==> flow/design.v <==
`timescale 1ps/1ps
module geofence ( clk,reset,X,Y,valid,is_inside);
  input clk;
  input reset;
  input [9:0] X;
  input [9:0] Y;
  output reg valid;
  output reg is_inside;
  reg me;
  reg  signed [11:0] ma,mb;
  wire signed [23:0] mo; 
  wire mv;
  multi_div #(
    .SIZE_A(12),
    .SIZE_B(12),
    .SIGNED(1),
    .STEP_SIZE(1) 
  ) multi_u1(
    .clk(clk),.reset(reset),
    .en(me),
    .select(1'b0),
    .a(ma),
    .b(mb),
    .P(mo),
    .div_zero(),
    .Valid(mv),
    .Busy()
  );
  reg [2:0] state;
  reg [2:0] state_counter_0,state_counter_1;
  reg [2:0] state_step;
  reg [9:0] check_point [1:0];
  reg [9:0] geofence_point [5:0][1:0];
  reg       check_signed;
  reg signed [26:0] DATA_REG;
  parameter READ_DATA     = 0;
  parameter SORT_POINT    = 1;
  parameter CHECK_IN_SIDE = 2;
  parameter DATA_OUT      = 3;
  integer i;
  always @(posedge clk or posedge reset) begin
    if (reset) begin
      state <= READ_DATA;
      state_step <= 0;
      state_counter_0 <= 0;
      state_counter_1 <= 0;
      me <= 0;
      is_inside <= 1;
    end else begin
      case (state)
        READ_DATA:begin
          if(state_counter_0==0)begin
            check_point[0] <= X;
            check_point[1] <= Y;
            state_counter_0 <= state_counter_0 + 1;
          end
          else begin
            if(state_counter_0 == 6)begin
              state <= SORT_POINT;
              state_counter_0 <= 1;
              state_counter_1 <= 2;
              me <= 0;
            end
            else state_counter_0 <= state_counter_0 + 1;
            geofence_point[state_counter_0-1][0] <= X;
            geofence_point[state_counter_0-1][1] <= Y;
          end 
        end
        SORT_POINT:begin
          case(state_step)
            0:begin
              ma <= (geofence_point[state_counter_0][0] - geofence_point[0][0]) ;  
              mb <= (geofence_point[state_counter_1][1] - geofence_point[0][1]) ;  
              me <= 1;
              state_step <= state_step + 1;
            end
            1:begin
              me <= 0;
              if(mv)begin
                me <= 1;
                DATA_REG <= mo; 
                state_step <= state_step + 1;
                ma <= (geofence_point[state_counter_0][1] - geofence_point[0][1]) ;  
                mb <= (geofence_point[state_counter_1][0] - geofence_point[0][0]) ;  
              end
            end
            2:begin
              me <= 0;
              if(mv)begin
                DATA_REG <= $signed($signed(DATA_REG)-$signed(mo));
                state_step <= state_step + 1;
              end
            end
            3:begin
                if( $signed(DATA_REG) <= 0 )begin
                  geofence_point[state_counter_0][0] <= geofence_point[state_counter_1][0]; 
                  geofence_point[state_counter_0][1] <= geofence_point[state_counter_1][1]; 
                  geofence_point[state_counter_1][0] <= geofence_point[state_counter_0][0]; 
                  geofence_point[state_counter_1][1] <= geofence_point[state_counter_0][1]; 
                end
              state_step <= state_step + 1;
            end
            4:begin
              if(state_counter_0==4)begin
                state <= CHECK_IN_SIDE;
                state_counter_0 <= 0;
                state_counter_1 <= 0;
              end
              else if(state_counter_1==5)begin
                state_counter_0 <= state_counter_0 + 1;
                state_counter_1 <= state_counter_0 + 2;
              end 
              else begin
                state_counter_1 <= state_counter_1 + 1;
              end
              state_step <= 0;
            end
          endcase
        end
        CHECK_IN_SIDE:begin
          case(state_step)
            0:begin 
              ma <= (geofence_point[state_counter_0][0] - check_point[0] );
              mb <= (geofence_point[ ((state_counter_0+1)==6 ? 0:(state_counter_0+1)) ][1] - geofence_point[state_counter_0][1] );
              me <= 1;
              state_step <= state_step + 1;
            end
            1:begin
              me <= 0;
              if(mv)begin
                DATA_REG <= mo;
                state_step <= state_step + 1;
              end
            end
            2:begin
              ma <= (geofence_point[state_counter_0][1] - check_point[1] );
              mb <= (geofence_point[ ((state_counter_0+1)==6 ? 0:(state_counter_0+1)) ][0] - geofence_point[state_counter_0][0]);
              me <= 1;
              state_step <= state_step + 1;
            end
            3:begin
              me <= 0;
              if(mv)begin
                if(state_counter_0==0) begin
                  check_signed <= (($signed(DATA_REG)-$signed(mo))>0)? 1:0;
                  state_counter_0 <= state_counter_0 + 1;
                end
                else begin
                  if(check_signed != ((($signed(DATA_REG)-$signed(mo))>0)? 1:0) )begin
                    is_inside <= 0;
                    state <= DATA_OUT;
                  end else if(state_counter_0==5)begin
                    state <= DATA_OUT;
                  end else begin
                    state_counter_0 <= state_counter_0 + 1;
                  end
                end
                state_step <= 0;
              end
            end
          endcase
        end
        default begin
          state <= READ_DATA;
          state_step <= 0;
          state_counter_0 <= 0;
          state_counter_1 <= 0;
          me <= 0;
          is_inside <= 1;
        end
      endcase
    end
  end
  always@(*)begin
    valid <= (state == DATA_OUT) ? 1'b1:1'b0;
  end
endmodule
module multi_div
#(
  parameter SIZE_A = 128,
  parameter SIZE_B = 64,
  parameter SIGNED = 0,
  parameter STEP_SIZE = 1 
)(
  input wire clk,reset,
  input wire en,
  input wire select,
  input wire [SIZE_A-1:0] a,
  input wire [SIZE_B-1:0] b,
  output reg [SIZE_A+SIZE_B-1:0] P,
  output reg div_zero,
  output reg Valid,
  output reg Busy
);
  parameter READ_IN       = 0,
            CALCULATE     = 1,
            PREPARE_DATA  = 2,
            DATA_OUT      = 3;
  reg [1:0] state;
  reg [9:0] state_counter;
  reg neg_signed;
  reg [SIZE_A-1:0] data_b;
  reg [SIZE_A+SIZE_B:0] r;   
  always@(*)begin
    Valid <= (state == DATA_OUT) ? 1'b1:1'b0;
    Busy  <= (state == CALCULATE || state == PREPARE_DATA) ? 1'b1:1'b0;
  end
  always@(posedge clk or posedge reset)begin
    if(reset)begin
      state <= READ_IN;
      state_counter <= 0;
    end else begin
      case(state)
        READ_IN   :begin
          if(en)begin
            if(select && b==0)begin
              state <= DATA_OUT;
              div_zero <= 1;
            end else begin
              state <= CALCULATE;
              div_zero <= 0;
            end 
            state_counter <= 0;
          end  
        end
        CALCULATE :begin
          if(state_counter == (SIZE_A/STEP_SIZE)-1)begin
            state <= PREPARE_DATA;
            state_counter <= 0;
          end
          else begin
            state_counter <= state_counter + 1;
          end
        end
        PREPARE_DATA:begin
          state <= DATA_OUT;
          state_counter <= 0;
        end
        DATA_OUT  :begin
          state <= READ_IN;
          state_counter <= 0;
        end
        default begin
          state <= READ_IN;
          state_counter <= 0;
        end
      endcase
    end
  end
  reg [SIZE_A-1:0] na;
  reg [SIZE_B-1:0] nb;
  reg in_select;
  integer i;
  always@(posedge clk or posedge reset)begin
    if(reset)begin
      r = 0;
      data_b = 0;
			P = 0;
      neg_signed = 0;
    end else begin
      case(state)
        READ_IN   :begin
          if(en)begin
            if(SIGNED)begin
              neg_signed = a[SIZE_A-1] ^ b[SIZE_B-1];
              na = a[SIZE_A-1] ? -a:a;
              nb = b[SIZE_B-1] ? -b:b;
            end
            else begin
              na = a;
              nb = b;
            end
            r = {na,1'b0,{SIZE_B{1'b0}}};
            data_b = nb;
            in_select = select;
          end  
        end
        CALCULATE :begin
          for(i=0;i<STEP_SIZE;i=i+1)begin 
          	r = r[SIZE_A+SIZE_B] ? ((r<<1)+data_b) : (r<<1);
          end
        end
        PREPARE_DATA:begin
          P = r[SIZE_A+SIZE_B-1:0];
          if(neg_signed)begin
            P = -P;
          end
        end
      endcase
    end
  end
endmodule
# ---- Step by step through the tools: geofence
# The steps from the RTL of geofence to its reports follow in flow order.
# Line numbers count from 1 in the design file above.
# Operators carry their Yosys type and port widths (W data, S select, Z words).
# Not given: --
dict set report setup {
  design {geofence}
  clock_port {clk}
  library {sky130hd}
  corner {tt_025C_1v80}
}

# ---- Word level
# Yosys after proc, flatten, opt, wreduce and memory -nomap, before mapping. Print and check cells are not counted.
dict set report bits {
  in_bits 22
  out_inout_bits 2
  reg_bits 280
  elab_cells 447
}
dict set report classes {
  mux 201
  n_logic 5
  n_addsub 28
  eq_ne 132
  n_reduce_logical 49
  n_cmp 2
}
# operator count
set ops {}
lappend ops {{$mux W10} 113}
lappend ops {{$pmux W10 S12} 3}
lappend ops {{$pmux W10 S2} 12}
lappend ops {{$pmux W10 S6} 3}
lappend ops {{$pmux W12 S2} 6}
lappend ops {{$pmux W27 S2} 2}
lappend ops {{$sub A10 B10 Y11} 8}
lappend ops {{$reduce_and A7 Y1} 12}
lappend ops {{$mux W3} 27}
lappend ops {{$mux W27} 3}
lappend ops {{$eq A4 B3 Y1 const B} 17}
lappend ops {{$eq A4 B4 Y1 const B} 16}
lappend ops {{$ne A3 B3 Y1 const B} 20}
lappend ops {{$pmux W3 S3} 6}
lappend ops {{$pmux W25 S2} 1}
lappend ops {{$mux W25} 2}
lappend ops {{$mux W12} 4}
lappend ops {{$eq A3 B3 Y1 const B} 13}
lappend ops {{$eq A3 B2 Y1 const B} 12}
lappend ops {{$ne A5 B5 Y1 const B} 7}
lappend ops {{$ne A2 B2 Y1 const B} 17}
lappend ops {{$eq A4 B2 Y1 const B} 8}
lappend ops {{$logic_not A4 Y1} 8}
lappend ops {{$pmux W10 S3} 1}
lappend ops {{$sub A27 B24 Y28} 1}
lappend ops {{$gt A28 B1 Y1 const B} 1}
lappend ops {{$le A27 B1 Y1 const B} 1}
lappend ops {{$sub A27 B24 Y27} 1}
# Not listed: further kinds 40, cells in them 92.

# ---- Depth
# Yosys ltp: most cells in a row. Word level: on the elaborated netlist, between registers, memories and ports. Mapped: between sequential cells and ports; inverters and the memories' decode and read muxes count.
dict set report logic_depth {
  word_depth 12
  ABC_AREA 0
  depth_mapped 28
  depth_no_buf 26
}

# ---- Netlist
# Yosys stat after the flow's synthesis: flattened, memories mapped to cells. It holds for the ABC_AREA given above (unset counts as 0); a run with the other value may have another netlist.
dict set report mapped {
  n_buf 189
  seq_area_um2 7986.4
  stdcells 2829
  flip_flops 281
  mapped_area_um2 23704.0
}
# cell count area_total_um2
set by_type {}
lappend by_type {sky130_fd_sc_hd__edfxtp_1 190 5.71E+03}
lappend by_type {sky130_fd_sc_hd__dfrtp_1 88 2.2E+03}
lappend by_type {sky130_fd_sc_hd__ha_1 144 1.8E+03}
lappend by_type {sky130_fd_sc_hd__nand2_1 442 1.66E+03}
lappend by_type {sky130_fd_sc_hd__o21ai_0 238 1.19E+03}
lappend by_type {sky130_fd_sc_hd__a21oi_1 207 1.04E+03}
lappend by_type {sky130_fd_sc_hd__mux2i_1 79 790.758}
lappend by_type {sky130_fd_sc_hd__inv_1 168 630.605}
lappend by_type {sky130_fd_sc_hd__nor2_1 163 611.837}
lappend by_type {sky130_fd_sc_hd__o211ai_1 81 608.083}
lappend by_type {sky130_fd_sc_hd__clkbuf_1 138 517.997}
lappend by_type {sky130_fd_sc_hd__xnor2_1 57 499.229}
lappend by_type {sky130_fd_sc_hd__mux2_2 43 484.214}
lappend by_type {sky130_fd_sc_hd__xor2_1 55 481.712}
lappend by_type {sky130_fd_sc_hd__a221o_1 46 460.442}
lappend by_type {sky130_fd_sc_hd__nand2b_1 44 275.264}
lappend by_type {sky130_fd_sc_hd__nand3_1 54 270.259}
lappend by_type {sky130_fd_sc_hd__a222oi_1 26 260.25}
# Other cell types: 76; their cells: 566.
# The figures by module come from a second, unflattened synthesis with its own total; it is not the netlist above.
dict set report hier_totals {
  hier_cells 2854
  hier_area_um2 24006.8
}
# Rows give one instance, submodules left out.
# mod area_um2 seq_area_um2 n_cells instances
set modules {}
lappend modules {geofence 19204.7 6083.3 2303 1}
lappend modules {multi_div 4802.1 1933.1 551 1}

# ---- Worst setup path after synthesis
# Source: OpenSTA report_checks on the synthesized netlist (no wires, ideal clock, input and output delay 20% of the period each), path of least setup slack; recovery checks are left aside. Register names are those of the netlist, which keeps one name where synthesis merged equal registers.
dict set report synth_timing {
  path_kind {input to register}
  start {input reset}
  end {register ma[0]}
  tclk_ns 5.5
  setup_slack_ns -2.005
  launch_ns 1.100
  input_delay_ns 1.100
  setup_time_ns 0.522
  required_ns 4.978
  n_path_buf 0
  driving_pins 3
  path_delay_ns 6.406
  arrival_time_ns 6.984
  synth_period_reached_ns 7.505
}
# "path_delay_ns" is the arrival time less input delay plus setup time.
# "driving_pins": output pins that drive a net of the path, with the launching flip-flop's if there is one; two outputs of one cell count as two.
# "synth_period_reached_ns" is the clock period less the worst setup slack; recovery checks do not enter. This is arithmetic on one report: input and output delays are still those of the set period (20% each).
# Between the ends stands the longest chain of elaborated cells between them, by number of cells; it is not shown to be the way that was timed. Of several equally long chains one is given.
# A line is the first line of the expression or statement that the cell stems from. Yosys adds cells for indexed reads and writes and turns some case tables into memories.
# A register here has more assigning lines than the two given.
dict set report synth_between {
  path_cell_list {sky130_fd_sc_hd__inv_1 -> sky130_fd_sc_hd__o21ai_0 -> sky130_fd_sc_hd__a2111oi_0}
  elab_chain_cells 2
  cone_cells 2
  cone_lines 0
  classes_between {logic (1); reduce/logical (1)}
}
# element line_no
set synth_lines {}
lappend synth_lines {{start, declared} 4} ;# input reset;
lappend synth_lines {{$not A1 Y1} --}
lappend synth_lines {{$reduce_and A5 Y1} --}
lappend synth_lines {{end, assigned} 72} ;# ma <= (geofence_point[state_counter_0][0] - geofence_point[0][0]) ;
lappend synth_lines {{end, assigned} 83} ;# ma <= (geofence_point[state_counter_0][1] - geofence_point[0][1]) ;
lappend synth_lines {{end, declared} 10} ;# reg  signed [11:0] ma,mb;

# ---- Path in the finished layout
# Path of least setup slack in the final report of run 2 (OpenROAD, finished layout, wires in). Where an end is a register, its clock arrival counts in the times.
dict set report layout_timing {
  path_kind {register to register}
  start {register state_counter_0[0]}
  end {register mb[10]}
  tclk_ns 4.8
  arrival_time_ns 5.13
  n_path_buf 2
  required_ns 5.25
  setup_slack_ns 0.12
  driving_pins 23
  setup_time_ns 0.14
  launch_ns 0.60
}
# Between the ends stands the longest chain of elaborated cells between them, by number of cells; it is not shown to be the way that was timed. Of several equally long chains one is given.
# A register here has more assigning lines than the two given.
dict set report layout_between {
  path_cell_list {sky130_fd_sc_hd__dfrtp_2 -> sky130_fd_sc_hd__buf_4 -> sky130_fd_sc_hd__clkinvlp_4 -> sky130_fd_sc_hd__ha_4 -> sky130_fd_sc_hd__nand2b_2 -> sky130_fd_sc_hd__nor2b_1 -> sky130_fd_sc_hd__buf_4 -> sky130_fd_sc_hd__a221o_1 -> sky130_fd_sc_hd__a221oi_1 -> sky130_fd_sc_hd__a21oi_1 -> sky130_fd_sc_hd__ha_1 -> sky130_fd_sc_hd__nor2b_1 -> sky130_fd_sc_hd__o21ai_1 -> sky130_fd_sc_hd__a21boi_1 -> sky130_fd_sc_hd__o21ai_0 -> sky130_fd_sc_hd__nand2b_1 -> sky130_fd_sc_hd__and2_1 -> sky130_fd_sc_hd__o21ai_0 -> sky130_fd_sc_hd__nand2b_1 -> sky130_fd_sc_hd__a21o_1 -> sky130_fd_sc_hd__a21oi_1 -> sky130_fd_sc_hd__a21oi_1 -> sky130_fd_sc_hd__a21oi_1}
  elab_chain_cells 12
  cone_cells 59
  classes_between {add/sub (7); eq/ne (33); mux (15); reduce/logical (4)}
}
# element line_no
set layout_lines {}
lappend layout_lines {{start, declared} 30} ;# reg [2:0] state_counter_0,state_counter_1;
lappend layout_lines {{start, assigned} 55} ;# state_counter_0 <= state_counter_0 + 1;
lappend layout_lines {{start, assigned} 64} ;# else state_counter_0 <= state_counter_0 + 1;
lappend layout_lines {{$add A3 B1 Y4} 137} ;# mb <= (geofence_point[ ((state_counter_0+1)==6 ? 0:(state_counter_0+1)) ][0] - geofence_point[state_counter_0] ...
lappend layout_lines {{$eq A4 B3 Y1} 137}
lappend layout_lines {{$mux W3} 137}
lappend layout_lines {{$sub A3 B3 Y3} 137}
lappend layout_lines {{$add A4 B1 Y4} 137}
lappend layout_lines {{$eq A4 B4 Y1} 137}
lappend layout_lines {{$pmux W10 S12} 137}
lappend layout_lines {{$mux W10} 121} ;# case(state_step)
lappend layout_lines {{$mux W10} 50} ;# case (state)
lappend layout_lines {{$sub A10 B10 Y11} 137}
lappend layout_lines {{$pmux W12 S2} 121}
lappend layout_lines {{$pmux W12 S2} 50}
lappend layout_lines {{end, assigned} 73} ;# mb <= (geofence_point[state_counter_1][1] - geofence_point[0][1]) ;
lappend layout_lines {{end, assigned} 84} ;# mb <= (geofence_point[state_counter_1][0] - geofence_point[0][0]) ;
lappend layout_lines {{end, declared} 10} ;# reg  signed [11:0] ma,mb;

2 stored runs of geofence in the flow (synthesis by Yosys, layout by OpenROAD, sky130hd cells), in arbitrary order. Constraints: input delay and output delay 20% of the set period each, output load 0.01 pF.
"period_reached_ns": clock period set for the run, less the worst setup slack. It is reckoned from that one timing run; input and output delays stay at 20% of the period that was set.
"worst_path_ns": the worst setup path's part of the clock period (all of it between registers, 20% less for each end at a port) less its slack. A launch clock that arrives late makes it longer, a capture clock that arrives late makes it shorter.
"totalPower_uw" is the tool's figure for a default switching activity; nothing was simulated.

[flow] run 1: files
==> flow/run.sh <==
#!/bin/bash
# the make line also repeats the synthesis and layout settings of config.mk as NAME=value (left out here)
make -C /OpenROAD-flow-scripts/flow DESIGN_CONFIG=/design/flow/config.mk WORK_HOME=/design/flow/orfs CLKGATE_MAP_FILE= finish
==> flow/config.mk <==
export PLATFORM = sky130hd
export DESIGN_NAME = geofence
export DESIGN_NICKNAME = geofence
export VERILOG_FILES = /design/flow/design.v
export SDC_FILE = /design/flow/constraint.sdc
export NUM_CORES = 4
export LEC_CHECK = 0
export ABC_AREA = 0
export CAP_MARGIN = 0
export CELL_PAD_IN_SITES_GLOBAL_PLACEMENT = 0
export CORE_ASPECT_RATIO = 1.14
export CORE_MARGIN = 2
export CORE_UTILIZATION = 40
export CTS_CLUSTER_DIAMETER = 122
export CTS_CLUSTER_SIZE = 97
export GPL_ROUTABILITY_DRIVEN = 1
export GPL_TIMING_DRIVEN = 0
export HOLD_SLACK_MARGIN = -0.02
export MAX_ROUTING_LAYER = met4
export MIN_ROUTING_LAYER = met2
export PLACE_DENSITY_LB_ADDON = 0.07
export SETUP_SLACK_MARGIN = -0.38
export SLEW_MARGIN = 20
==> flow/constraint.sdc <==
create_clock -name core_clock -period 5.18 [get_ports {clk}]
set_input_delay 1.0360 -clock core_clock [delete_from_list [all_inputs] [get_ports {clk}]]
set_output_delay 1.0360 -clock core_clock [all_outputs]
set_load 0.01 [all_outputs]

[flow] run 1: stopped before the end: routing reported GRT-0116

[flow] run 2: files
==> flow/run.sh <==
#!/bin/bash
# the make line also repeats the synthesis and layout settings of config.mk as NAME=value (left out here)
make -C /OpenROAD-flow-scripts/flow DESIGN_CONFIG=/design/flow/config.mk WORK_HOME=/design/flow/orfs CLKGATE_MAP_FILE= finish
==> flow/config.mk <==
export PLATFORM = sky130hd
export DESIGN_NAME = geofence
export DESIGN_NICKNAME = geofence
export VERILOG_FILES = /design/flow/design.v
export SDC_FILE = /design/flow/constraint.sdc
export NUM_CORES = 4
export LEC_CHECK = 0
export CAP_MARGIN = 20
export CORE_ASPECT_RATIO = 1.58
export CORE_MARGIN = 6
export CORE_UTILIZATION = 70
export CTS_CLUSTER_DIAMETER = 342
export GPL_ROUTABILITY_DRIVEN = 1
export MAX_ROUTING_LAYER = met4
export PLACE_DENSITY = 0.78
export SLEW_MARGIN = 20
export TNS_END_PERCENT = 35
==> flow/constraint.sdc <==
create_clock -name core_clock -period 4.8 [get_ports {clk}]
set_input_delay 0.9600 -clock core_clock [delete_from_list [all_inputs] [get_ports {clk}]]
set_output_delay 0.9600 -clock core_clock [all_outputs]
set_load 0.01 [all_outputs]

[flow] run 2: metrics
[metrics] synth_area_um2 = 23704.0
[metrics] die_area_um2 = 38538.3
[metrics] final_cell_area_um2 = 25848.5
[metrics] fin_util_pct = 77.6
[metrics] ws_setup_ns = 0.117
[metrics] tns_setup_ns = 0.000
[metrics] worst_hold_slack_ns = 0.488
[metrics] totalPower_uw = 5122
[metrics] period_reached_ns = 4.683
[metrics] worst_path_ns = 4.68
[metrics] critical_path_type = register to register
